==> flow/design.v <==
module multiplier
  (
   input                     clk,
   input                     rst,
   input                     en,
   input [BITS-1:0]          data_a,
   input [BITS-1:0]          data_b,
   output reg [(BITS*2)-1:0] result,
   output                    done
   );
   parameter BITS = 16;
   localparam STATE_IDLE     = 0;
   localparam STATE_MULTIPLY = 1;
   reg                    state;
   reg [$clog2(BITS)-1:0] mul_counter;
   reg [BITS-1:0]         data_a_reg;
   reg [(BITS*2)-1:0]     data_b_reg;
   assign done = (STATE_IDLE == state) && !en;
   always @ (posedge clk) begin
      case (state)
         STATE_IDLE: begin
            if (en) begin
               mul_counter <= 0;
               data_a_reg <= data_a;
               data_b_reg <= { {BITS{1'b0}}, data_b };
               result <= 0;
               state <= STATE_MULTIPLY;
            end
         end
         STATE_MULTIPLY: begin
            if (mul_counter == BITS - 1) begin
               state <= STATE_IDLE;
            end else begin
               mul_counter <= mul_counter + 1;
            end
            data_a_reg <= data_a_reg >> 1;
            data_b_reg <= data_b_reg << 1;
            if (data_a_reg[0]) begin
               result <= result + data_b_reg;
            end
         end
      endcase
      if (rst) begin
         state <= STATE_IDLE;
      end
   end
endmodule
module divider
  (
   input                 clk,
   input                 rst,
   input                 en,
   input [BITS-1:0]      dividend,
   input [BITS-1:0]      divisor,
   output reg [BITS-1:0] quotient,
   output [BITS-1:0]     remainder,
   output                done
   );
   parameter BITS = 16;
   localparam STATE_IDLE   = 0;
   localparam STATE_DIVIDE = 1;
   reg                    state;
   reg [$clog2(BITS)-1:0] div_counter;
   reg [(BITS-1)*2:0]     dividend_reg;
   reg [(BITS-1)*2:0]     divisor_reg;
   assign done = (STATE_IDLE == state) && !en;
   assign remainder = dividend_reg[BITS-1:0];
   always @ (posedge clk) begin
      case (state)
        STATE_IDLE: begin
           if (en) begin
              div_counter <= 0;
              dividend_reg <= { {BITS-1{1'b0}}, dividend };
              divisor_reg <= { divisor, {BITS-1{1'b0}} };
              quotient <= 0;
              state <= STATE_DIVIDE;
           end
        end
        STATE_DIVIDE: begin
           if (div_counter == BITS - 1) begin
              state <= STATE_IDLE;
           end else begin
              div_counter <= div_counter + 1;
           end
           divisor_reg <= divisor_reg >> 1;
           if (dividend_reg < divisor_reg) begin
              quotient <= quotient << 1;
           end else begin
              quotient <= (quotient << 1) | 1'b1;
              dividend_reg <= dividend_reg - divisor_reg;
           end
        end
      endcase
      if (rst) begin
         state <= STATE_IDLE;
      end
   end
endmodule
module processor
  (
   input                        clk,
   input                        rst,
   input                        boot_done,
   output reg [11:0]            status_digits,
   output reg                   halted,
   output reg [16-1:0]  instr_ptr,
   input                        instr_valid,
   input [32-1:0]      cur_instr,
   output reg                   cache_wr_en,
   output reg [16-1:0]  cache_wr_addr,
   output reg [16-1:0]  cache_wr_data,
   input                        cache_wr_done,
   output reg                   cache_rd_en,
   output reg [16-1:0]  cache_rd_addr,
   input [16-1:0]       cache_rd_data,
   input                        cache_rd_done,
   input                        pixel_wr_done,
   output reg                   pixel_en,
   output reg [7:0]             pixel_rgb,
   output reg [7:0]             pixel_x,
   output reg [7:0]             pixel_y,
   input [16-1:0]       rnd,
   output reg                   ms_time_rst,
   input [16-1:0]       ms_time,
   input [142-1:0] buf_inputs
   );
   reg [16-1:0]  registers [16-1:0];
   reg                   overflow_flag;
   reg                   carry_flag;
   reg                   zero_flag;
   reg                   sign_flag;
   wire [7:0]            opcode = cur_instr[31:24];
   wire [7:0]            arg1 = cur_instr[23:16];
   wire [7:0]            arg2 = cur_instr[15:8];
   wire [3:0]            reg1 = arg1[3:0];
   wire [3:0]            reg2 = arg2[3:0];
   wire [16-1:0] dest = registers[reg1];
   wire [16-1:0] src  = registers[reg2];
   wire [15:0]           argA = cur_instr[23:8];
   wire [15:0]           argB = cur_instr[15:0];
   wire signed [16-1:0] signed_dest = dest;
   reg [3:0]             load_reg;
   reg                       multiply_en;
   reg [16-1:0]      multiply_data_a;
   reg [16-1:0]      multiply_data_b;
   wire [(16*2)-1:0] multiply_result;
   wire                      multiply_done;
   multiplier #(.BITS(16)) multiplier_
     (
      .clk(clk),
      .rst(rst),
      .en(multiply_en),
      .data_a(multiply_data_a),
      .data_b(multiply_data_b),
      .result(multiply_result),
      .done(multiply_done)
      );
   reg                   divide_en;
   reg [16-1:0]  dividend;
   reg [16-1:0]  divisor;
   wire [16-1:0] quotient;
   wire [16-1:0] remainder;
   wire                  divide_done;
   divider #(.BITS(16)) divider_
     (
      .clk(clk),
      .rst(rst),
      .en(divide_en),
      .dividend(dividend),
      .divisor(divisor),
      .quotient(quotient),
      .remainder(remainder),
      .done(divide_done)
      );
   localparam [3:0] STATE_PRE_BOOT   = 0;
   localparam [3:0] STATE_HALT       = 1;
   localparam [3:0] STATE_EXECUTING  = 2;
   localparam [3:0] STATE_WR_WAIT    = 3;
   localparam [3:0] STATE_PIXEL_WAIT = 4;
   localparam [3:0] STATE_RD_WAIT    = 5;
   localparam [3:0] STATE_RET_WAIT   = 6;
   localparam [3:0] STATE_MULTIPLY   = 7;
   localparam [3:0] STATE_DIVIDE     = 8;
   reg [3:0]            state;
   always @ (posedge clk) begin
      cache_wr_en <= 0;
      cache_rd_en <= 0;
      pixel_en <= 0;
      multiply_en <= 0;
      divide_en <= 0;
      ms_time_rst <= 0;
      case (state)
        STATE_PRE_BOOT: begin
           if (boot_done) begin
              state <= STATE_EXECUTING;
           end
        end
        STATE_HALT: begin
           halted <= 1;
        end
        STATE_EXECUTING: begin
           halted <= 0;
           if (instr_valid) begin
              execute();
           end
        end
        STATE_WR_WAIT: begin
           if (cache_wr_done) begin
              state <= STATE_EXECUTING;
           end
        end
        STATE_PIXEL_WAIT: begin
           if (pixel_wr_done) begin
              state <= STATE_EXECUTING;
           end
        end
        STATE_RD_WAIT: begin
           if (cache_rd_done) begin
              registers[load_reg] <= cache_rd_data;
              state <= STATE_EXECUTING;
           end
        end
        STATE_RET_WAIT: begin
           if (cache_rd_done) begin
              instr_ptr <= cache_rd_data + 32 / 8;
              state <= STATE_EXECUTING;
           end
        end
        STATE_MULTIPLY: begin
           if (multiply_done) begin
              registers[load_reg] <= multiply_result[16-1:0];
              state <= STATE_EXECUTING;
           end
        end
        STATE_DIVIDE: begin
           if (divide_done) begin
              registers[load_reg] <= quotient;
              state <= STATE_EXECUTING;
           end
        end
      endcase
      if (rst) begin
         state <= STATE_PRE_BOOT;
         status_digits <= 0;
         halted <= 0;
         instr_ptr <= 0;
         cache_wr_en <= 0;
         cache_rd_en <= 0;
         pixel_en <= 0;
         pixel_rgb <= 0;
         ms_time_rst <= 0;
         multiply_en <= 0;
         divide_en <= 0;
         overflow_flag <= 0;
         carry_flag <= 0;
         zero_flag <= 0;
         sign_flag <= 0;
      end
   end
   task execute;
      reg [16:0] result;
      begin
         result = 0;
         instr_ptr <= instr_ptr + 32 / 8;
         case (opcode)
           8'h00: begin
           end
           8'h01: begin
              registers[reg1] <= buf_inputs[src];
           end
           8'h02: begin
              if (cache_wr_done) begin
                 push(instr_ptr);
                 instr_ptr <= argA;
              end else begin
                 instr_ptr <= instr_ptr;
              end
           end
           8'h03: begin
              if (cache_rd_done) begin
                 pop();
                 registers[4'b0] <= registers[4'b0] - arg1 - 16 / 8;
                 state <= STATE_RET_WAIT;
              end else begin
                 instr_ptr <= instr_ptr;
              end
           end
           8'h04: begin
              if (cache_rd_done) begin
                 read(src);
              end else begin
                 instr_ptr <= instr_ptr;
              end
           end
           8'h05: begin
              if (cache_rd_done) begin
                 read(argB);
              end else begin
                 instr_ptr <= instr_ptr;
              end
           end
           8'h06: begin
              registers[reg1] <= src;
           end
           8'h07: begin
              registers[reg1] <= argB;
           end
           8'h08: begin
              if (cache_wr_done) begin
                 push(dest);
              end else begin
                 instr_ptr <= instr_ptr;
              end
           end
           8'h09: begin
              if (cache_rd_done) begin
                 pop();
              end else begin
                 instr_ptr <= instr_ptr;
              end
           end
           8'h0A: begin
              result = dest + src;
              registers[reg1] <= result[16-1:0];
           end
           8'h0B: begin
              result = dest - src;
              registers[reg1] <= result[16-1:0];
           end
           8'h0C: begin
              if (multiply_done) begin
                 multiply_en <= 1;
                 multiply_data_a <= dest;
                 multiply_data_b <= src;
                 state <= STATE_MULTIPLY;
                 load_reg <= reg1;
              end else begin
                 instr_ptr <= instr_ptr;
              end
           end
           8'h0D: begin
              if (divide_done) begin
                 divide_en <= 1;
                 dividend <= dest;
                 divisor <= src;
                 state <= STATE_DIVIDE;
                 load_reg <= reg1;
              end else begin
                 instr_ptr <= instr_ptr;
              end
           end
           8'h0E: begin
              registers[reg1] <= dest & src;
           end
           8'h0F: begin
              registers[reg1] <= dest | src;
           end
           8'h10: begin
              registers[reg1] <= dest ^ src;
           end
           8'h11: begin
              registers[reg1] <= dest << src;
           end
           8'h12: begin
              registers[reg1] <= signed_dest >>> src;
           end
           8'h13: begin
              registers[reg1] <= dest >> src;
           end
           8'h14: begin
              result = dest - src;
           end
           8'h15: begin
              result = { 1'b0, dest & src };
           end
           8'h16: begin
              pixel_rgb <= dest[7:0];
           end
           8'h17: begin
              if (pixel_wr_done) begin
                 pixel_en <= 1;
                 pixel_x <= dest[7:0];
                 pixel_y <= src[7:0];
                 state <= STATE_PIXEL_WAIT;
              end else begin
                 instr_ptr <= instr_ptr;
              end
           end
           8'h18: begin
              if (cache_wr_done) begin
                 write(dest, src);
              end else begin
                 instr_ptr <= instr_ptr;
              end
           end
           8'h19: begin
              if (cache_wr_done) begin
                 write(dest, argB);
              end else begin
                 instr_ptr <= instr_ptr;
              end
           end
           8'h1A: begin
              registers[reg1] <= ms_time;
           end
           8'h1B: begin
              ms_time_rst <= 1;
           end
           8'h1C: begin
              registers[reg1] <= rnd;
           end
           8'h30: begin
              instr_ptr <= dest;
           end
           8'h31: begin
              instr_ptr <= argA;
           end
           8'h32: begin
              if (zero_flag) begin
                 instr_ptr <= argA;
              end
           end
           8'h33: begin
              if (!zero_flag) begin
                 instr_ptr <= argA;
              end
           end
           8'h34: begin
              if (!zero_flag && sign_flag == overflow_flag) begin
                 instr_ptr <= argA;
              end
           end
           8'h35: begin
              if (sign_flag == overflow_flag) begin
                 instr_ptr <= argA;
              end
           end
           8'h36: begin
              if (!carry_flag && !zero_flag) begin
                 instr_ptr <= argA;
              end
           end
           8'h37: begin
              if (!carry_flag) begin
                 instr_ptr <= argA;
              end
           end
           8'h38: begin
              if (sign_flag != overflow_flag) begin
                 instr_ptr <= argA;
              end
           end
           8'h39: begin
              if (sign_flag != overflow_flag || zero_flag) begin
                 instr_ptr <= argA;
              end
           end
           8'h3A: begin
              if (carry_flag) begin
                 instr_ptr <= argA;
              end
           end
           8'h3B: begin
              if (carry_flag || zero_flag) begin
                 instr_ptr <= argA;
              end
           end
           8'h3C: begin
              if (overflow_flag) begin
                 instr_ptr <= argA;
              end
           end
           8'h3D: begin
              if (!overflow_flag) begin
                 instr_ptr <= argA;
              end
           end
           8'h3E: begin
              if (sign_flag) begin
                 instr_ptr <= argA;
              end
           end
           8'h3F: begin
              if (!sign_flag) begin
                 instr_ptr <= argA;
              end
           end
           default: begin
              status_digits <= 12'h700 | opcode;
              state <= STATE_HALT;
           end
         endcase
         if (8'h14 == opcode || 8'h15 == opcode ||
             8'h0A == opcode || 8'h0B == opcode) begin
            set_flags(result);
         end else begin
            clear_flags();
         end
      end
   endtask
   task write;
      input [16-1:0] data;
      input [16-1:0] addr;
      begin
         cache_wr_en <= 1;
         cache_wr_addr <= addr;
         cache_wr_data <= data;
         state <= STATE_WR_WAIT;
      end
   endtask
   task read;
      input [16-1:0] addr;
      begin
         load_reg <= reg1;
         cache_rd_en <= 1;
         cache_rd_addr <= addr;
         state <= STATE_RD_WAIT;
      end
   endtask
   task push;
      input [16-1:0] push_data;
      reg [16-1:0]   new_stack_ptr;
      begin
         new_stack_ptr = registers[4'b0] + 16 / 8;
         write(push_data, new_stack_ptr);
         registers[4'b0] <= new_stack_ptr;
      end
   endtask
   task pop;
      reg [16-1:0] stack_ptr;
      begin
         stack_ptr = registers[4'b0];
         read(stack_ptr);
         registers[4'b0] <= stack_ptr - 2;
      end
   endtask;
   task set_flags;
      input [16:0] result;
      begin
         if (8'h0A == opcode) begin
            overflow_flag <= (dest[16-1] &
                              src[16-1] &
                              ~result[16-1]) |
                             (~dest[16-1] &
                              ~src[16-1] &
                              result[16-1]);            
         end else if (8'h0B == opcode || 8'h14 == opcode) begin
            overflow_flag <= (dest[16-1] &
                              ~src[16-1] &
                              ~result[16-1]) |
                             (~dest[16-1] &
                              src[16-1] &
                              result[16-1]);
         end else begin
            overflow_flag <= 0;
         end
         carry_flag <= result[16];
         zero_flag <= (0 == result[16-1:0]);
         sign_flag <= result[16-1];
      end
   endtask
   task clear_flags;
      begin
         overflow_flag <= 0;
         carry_flag <= 0;
         zero_flag <= 0;
         sign_flag <= 0;
      end
   endtask
endmodule
* From RTL to reports: processor *
The steps from the RTL of processor to its reports follow in flow order.
Line numbers count from 1 in the design file above.
Operators carry their Yosys type and port widths (W data, S select, Z words).
Cell names lack the library's common part.
The mark - stands for no value.

design
  top module = processor
  clock input = clk
  library = sky130hd
  corner = tt_025C_1v80

* Word-level counts *
Yosys after proc, flatten, opt, wreduce and memory -nomap, before mapping. Memory bits, and registers merged into a memory's read port (data or address), are not among the register bits. Print and check cells are not counted.
Memory sizes are those after Yosys's memory passes, which may raise the word count (mostly to a power of two), join words into wider ones and drop unused or constant bits.

cells by class
  $lt $le $gt $ge = 1
  equal/unequal tests = 95
  multiplexer cells = 237
  shift operators = 4
  reduce/logical cells = 57
  $add $sub $neg = 12
  bitwise operators = 44

operators with widths
  operator                 count
  $mux W16                 114
  $pmux W16 S22            1
  $shiftx A142 B16 Y1      1
  $eq A8 B6 Y1 const B     16
  $pmux W32 S2             2
  $pmux W16 S2             4
  $pmux W31 S2             2
  $eq A8 B5 Y1 const B     13
  $pmux W16 S3             2
  $mux W32                 3
  $mux W31                 3
  $mux W4                  22
  $mux W1                  73
  $eq A8 B4 Y1 const B     8
  $pmux W4 S7              2
  $pmux W17 S3             1
  $reduce_or A45 Y1        1
  $ne A2 B2 Y1 const B     17
  $reduce_or A34 Y1        1
  $mux W17                 2
  $add A16 B3 Y16 const B  2
  $reduce_or A16 Y1        2
  $add A32 B32 Y32         1
  $eq A8 B3 Y1 const B     4
  $sub A31 B31 Y31         1
  $lt A31 B31 Y1           1
  $reduce_or A4 Y1         7
  $or A1 B1 Y1             20

Not listed: further kinds 51, cells in them 124.

storage and ports
  flip-flop bits (word level) = 348
  RAM bits = 256
  memories = 1
  output and inout bits = 105

memories
  memory     words  bits a word  rd ports  write ports  RTL line  text
  registers  16     16           3         1            127       reg [16-1:0]  registers [16-1:0];

* Depth *
Depth = most cells in a row (Yosys ltp): at word level without a register or memory, in the mapped netlist without a sequential cell, where the memories' decode and read muxes count.

logic depth
  depth in word-level cells = 18
  ABC_AREA = 1
  depth in mapped cells = 35
  mapped depth without buffers = 33

* After synthesis *
The flow's flattened synthesis, as Yosys stat reports it; memories are mapped. The netlist is that of the ABC_AREA named above (0 if unset); the other value can give another one.

mapped netlist
  mapped cells = 4,557
  synthesis area = 36,522.5 sq um
  flip-flop cells = 577
  buffer cells = 236

cell types
  type      count  area in all (sq um)
  edfxtp_1  522    1.57E+04
  nand2_1   1,007  3.78E+03
  o21ai_0   467    2.34E+03
  inv_1     514    1,929.35
  a21oi_1   343    1.72E+03
  ha_1      117    1.46E+03
  nor2_1    390    1.46E+03
  nand3_1   277    1,386.33
  dfxtp_1   55     1.1E+03
  o211ai_1  111    833.299
  o221ai_1  74     648.122
  xor2_1    63     551.779
  clkbuf_1  135    506.736
  nor3_1    58     290.278
  buf_2     47     235.226
  o21ai_1   43     215.206
  buf_6     16     180.173
  o22ai_1   25     156.4

Not listed: further types 45, cells in them 293.

* Timing after synthesis *
OpenSTA on the mapped netlist: ideal clock, no wires. The path of least setup slack (recovery checks aside). Input and output delay are each 20% of the period. Register names are those of the netlist, which keeps one name where synthesis merged equal registers.

timing after synthesis
  path type = input to register
  from = in cur_instr[8]
  to = mem registers[0][13]
  time at the first pin = 1.800 ns
  required time = 8.709 ns
  data arrival time = 6.197 ns
  input delay = 1.800 ns
  period = 9.0 ns
  library setup time = 0.291 ns
  stages on the path = 28
  delay of the path = 4.688 ns
  slack = 2.511 ns
  buffers on the path = 6
  synthesis period reached = 6.489 ns

"delay of the path" is the arrival time less input delay plus setup time.
"stages on the path" counts driving pins, that of a launching flip-flop among them; a cell with two outputs on the path counts twice.
"synthesis period reached" = period - worst setup slack (recovery checks aside). The figure is calculated, with input and output delays left at 20% of the set period.

on the way, after synthesis
  path through = buf_6 buf_6 buf_6 o211ai_1 nand3_1 nand3_1 nand2_4 inv_1 buf_1 buf_1 ha_1 buf_2 o31ai_1 a21boi_1 o21ai_0 a21boi_0 o21ai_1 a21boi_0 xor2_1 o21ai_0 nand2_1 a21oi_1 nor2_1 nand3_1 nand2_1 nand2_1 nand2_1 a21oi_1

ends and longest elaborated chain, after synthesis
  item             RTL line  text
  start, declared  108       input [32-1:0]      cur_instr,
  end, declared    127       reg [16-1:0]  registers [16-1:0];

Chain of elaborated cells between the ends: none given.

* Worst path after layout *
Path of least setup slack in the final report of flow run A (OpenROAD, finished layout, wires in). Where an end is a register, its clock arrival counts in the times.

timing after layout
  path type = input to register
  from = in cur_instr[18]
  to = mem registers[13][14]
  period = 8.86 ns
  library setup time = 0.32 ns
  data arrival time = 7.87 ns
  input delay = 1.77 ns
  slack = 1.37 ns
  required time = 9.24 ns
  time at the first pin = 1.77 ns
  stages on the path = 26
  buffers on the path = 3

The rows between start and end are the longest chain of elaborated cells between them; the timing report does not say that the signal goes this way. Where chains are equally long, one stands for them.
A line is the first line of the expression or statement that the cell stems from. Yosys adds cells for indexed reads and writes and turns some case tables into memories.
The chain passes a memory read, where the word-level depth is cut; so it can be longer than that depth.
Ways into the end's enable are left out, as the timed path ends at the data pin.

on the way, after layout
  path through = clkdlybuf4s50_1 inv_1 buf_4 buf_4 nand2_1 o221ai_1 nand2_1 inv_1 ha_1 nor2_1 inv_1 o21ai_0 a21boi_0 o21ai_0 nand3_1 nand2_1 xor2_1 nor2_1 nor4_1 o21ai_0 a21oi_1 o2111ai_1 o22ai_1 nand3_1 nand2_1 inv_1
  cells in the longest elaborated chain = 17

ends and longest elaborated chain, after layout
  item                    RTL line  text
  start, declared         108       input [32-1:0]      cur_instr,
  $mem_v2 Z16 W16         127       reg [16-1:0]  registers [16-1:0];
  $add A16 B16 Y17        323       result = dest + src;
  $mux W16                265       case (opcode)
  $mux W16                203       if (instr_valid) begin
  $mux W16                192       case (state)
  $mux W16 (12 in a row)  -
  end, declared           127

Nets of the timed path that keep an RTL name, with a line that drives or declares them; the list need not be complete.

named nets, after layout
  signal   RTL line  text
  dest[6]  137       wire [16-1:0] dest = registers[reg1];

FLOW RESULTS
============

Module processor, platform sky130hd: 4 stored runs of the flow (Yosys, OpenROAD) with differing settings, in no particular order. Input and output delays are each 20% of the period that was set; the output load is 0.01 pF.
"achieved clock period" is the run's clock period less its worst setup slack. It is reckoned from that one timing run; input and output delays stay at 20% of the period that was set.
"worst setup path time": the worst setup path's part of the clock period (all of it between registers, 20% less for each end at a port) less its slack. A launch clock that arrives late makes it longer, a capture clock that arrives late makes it shorter.
"power" rests on the timing tool's default activity at the inputs, not on a simulated workload.

Flow run A
==> flow/run.sh <==
#!/bin/bash
# the make line also repeats the synthesis and layout settings of config.mk as NAME=value (left out here)
make -C /OpenROAD-flow-scripts/flow DESIGN_CONFIG=/design/flow/config.mk WORK_HOME=/design/flow/orfs CLKGATE_MAP_FILE= finish
==> flow/config.mk <==
export PLATFORM = sky130hd
export DESIGN_NAME = processor
export DESIGN_NICKNAME = processor
export VERILOG_FILES = /design/flow/design.v
export SDC_FILE = /design/flow/constraint.sdc
export NUM_CORES = 4
export LEC_CHECK = 0
export ABC_AREA = 1
export CAP_MARGIN = 10
export CELL_PAD_IN_SITES_GLOBAL_PLACEMENT = 2
export CORE_ASPECT_RATIO = 1.51
export CORE_MARGIN = 4
export CORE_UTILIZATION = 40
export CTS_CLUSTER_SIZE = 18
export GPL_ROUTABILITY_DRIVEN = 1
export HOLD_SLACK_MARGIN = -0.09
export PLACE_DENSITY_LB_ADDON = 0.04
export SETUP_SLACK_MARGIN = -0.3
export SLEW_MARGIN = 0
export TNS_END_PERCENT = 100
==> flow/constraint.sdc <==
create_clock -name core_clock -period 8.86 [get_ports {clk}]
set_input_delay 1.7720 -clock core_clock [delete_from_list [all_inputs] [get_ports {clk}]]
set_output_delay 1.7720 -clock core_clock [all_outputs]
set_load 0.01 [all_outputs]

==> results of flow run A <==
chip area after synthesis (Yosys): 36,522.5 sq um
die area: 96,306.8 sq um
standard-cell area of the final layout: 43,474.2 sq um
utilization: 0.482
worst setup slack after layout: 1.371 ns
total negative slack: 0.000 ns
worst hold slack: 0.469 ns
power: 7,004 µW
achieved clock period: 7.489 ns
worst setup path time: 5.72 ns
worst setup path kind: input to register

Flow run B
==> flow/run.sh <==
#!/bin/bash
# the make line also repeats the synthesis and layout settings of config.mk as NAME=value (left out here)
make -C /OpenROAD-flow-scripts/flow DESIGN_CONFIG=/design/flow/config.mk WORK_HOME=/design/flow/orfs CLKGATE_MAP_FILE= finish
==> flow/config.mk <==
export PLATFORM = sky130hd
export DESIGN_NAME = processor
export DESIGN_NICKNAME = processor
export VERILOG_FILES = /design/flow/design.v
export SDC_FILE = /design/flow/constraint.sdc
export NUM_CORES = 4
export LEC_CHECK = 0
export CAP_MARGIN = 20
export CORE_MARGIN = 2
export CORE_UTILIZATION = 40
export CTS_CLUSTER_SIZE = 98
export HOLD_SLACK_MARGIN = -0.09
export SETUP_SLACK_MARGIN = 0.6
export SLEW_MARGIN = 0
==> flow/constraint.sdc <==
create_clock -name core_clock -period 9.0 [get_ports {clk}]
set_input_delay 1.8000 -clock core_clock [delete_from_list [all_inputs] [get_ports {clk}]]
set_output_delay 1.8000 -clock core_clock [all_outputs]
set_load 0.01 [all_outputs]

==> results of flow run B <==
chip area after synthesis (Yosys): 35,690.5 sq um
die area: 91,630.3 sq um
standard-cell area of the final layout: 43,115.1 sq um
utilization: 0.488
worst setup slack after layout: 1.537 ns
total negative slack: 0.000 ns
worst hold slack: 0.454 ns
power: 6,961 µW
achieved clock period: 7.463 ns
worst setup path time: 5.66 ns
worst setup path kind: input to register

Flow run C
==> flow/run.sh <==
#!/bin/bash
# the make line also repeats the synthesis and layout settings of config.mk as NAME=value (left out here)
make -C /OpenROAD-flow-scripts/flow DESIGN_CONFIG=/design/flow/config.mk WORK_HOME=/design/flow/orfs CLKGATE_MAP_FILE= finish
==> flow/config.mk <==
export PLATFORM = sky130hd
export DESIGN_NAME = processor
export DESIGN_NICKNAME = processor
export VERILOG_FILES = /design/flow/design.v
export SDC_FILE = /design/flow/constraint.sdc
export NUM_CORES = 4
export LEC_CHECK = 0
export ABC_AREA = 1
export CAP_MARGIN = 25
export CORE_MARGIN = 2
export CORE_UTILIZATION = 43
export CTS_CLUSTER_SIZE = 87
export GPL_ROUTABILITY_DRIVEN = 1
export GPL_TIMING_DRIVEN = 1
export MIN_ROUTING_LAYER = met1
export SLEW_MARGIN = 20
==> flow/constraint.sdc <==
create_clock -name core_clock -period 8.27 [get_ports {clk}]
set_input_delay 1.6540 -clock core_clock [delete_from_list [all_inputs] [get_ports {clk}]]
set_output_delay 1.6540 -clock core_clock [all_outputs]
set_load 0.01 [all_outputs]

==> results of flow run C <==
chip area after synthesis (Yosys): 36,522.5 sq um
die area: 87,284.8 sq um
standard-cell area of the final layout: 43,734.4 sq um
utilization: 0.522
worst setup slack after layout: 1.369 ns
total negative slack: 0.000 ns
worst hold slack: 0.470 ns
power: 7,531 µW
achieved clock period: 6.901 ns
worst setup path time: 5.25 ns
worst setup path kind: input to register

Flow run D
==> flow/run.sh <==
#!/bin/bash
# the make line also repeats the synthesis and layout settings of config.mk as NAME=value (left out here)
make -C /OpenROAD-flow-scripts/flow DESIGN_CONFIG=/design/flow/config.mk WORK_HOME=/design/flow/orfs CLKGATE_MAP_FILE= finish
==> flow/config.mk <==
export PLATFORM = sky130hd
export DESIGN_NAME = processor
export DESIGN_NICKNAME = processor
export VERILOG_FILES = /design/flow/design.v
export SDC_FILE = /design/flow/constraint.sdc
export NUM_CORES = 4
export LEC_CHECK = 0
export ABC_AREA = 1
export CAP_MARGIN = 10
export CORE_MARGIN = 4
export CORE_UTILIZATION = 40
export CTS_CLUSTER_SIZE = 18
export HOLD_SLACK_MARGIN = -0.09
export PLACE_DENSITY_LB_ADDON = 0.04
export SETUP_SLACK_MARGIN = -0.3
export SLEW_MARGIN = 0
==> flow/constraint.sdc <==
create_clock -name core_clock -period 9.0 [get_ports {clk}]
set_input_delay 1.8000 -clock core_clock [delete_from_list [all_inputs] [get_ports {clk}]]
set_output_delay 1.8000 -clock core_clock [all_outputs]
set_load 0.01 [all_outputs]

==> results of flow run D <==
chip area after synthesis (Yosys): 36,522.5 sq um
die area: 96,205.4 sq um
standard-cell area of the final layout: 43,601.8 sq um
utilization: 0.483
worst setup slack after layout: 1.488 ns
total negative slack: 0.000 ns
worst hold slack: 0.470 ns
power: 6,955 µW
achieved clock period: 7.512 ns
worst setup path time: 5.71 ns
worst setup path kind: input to register
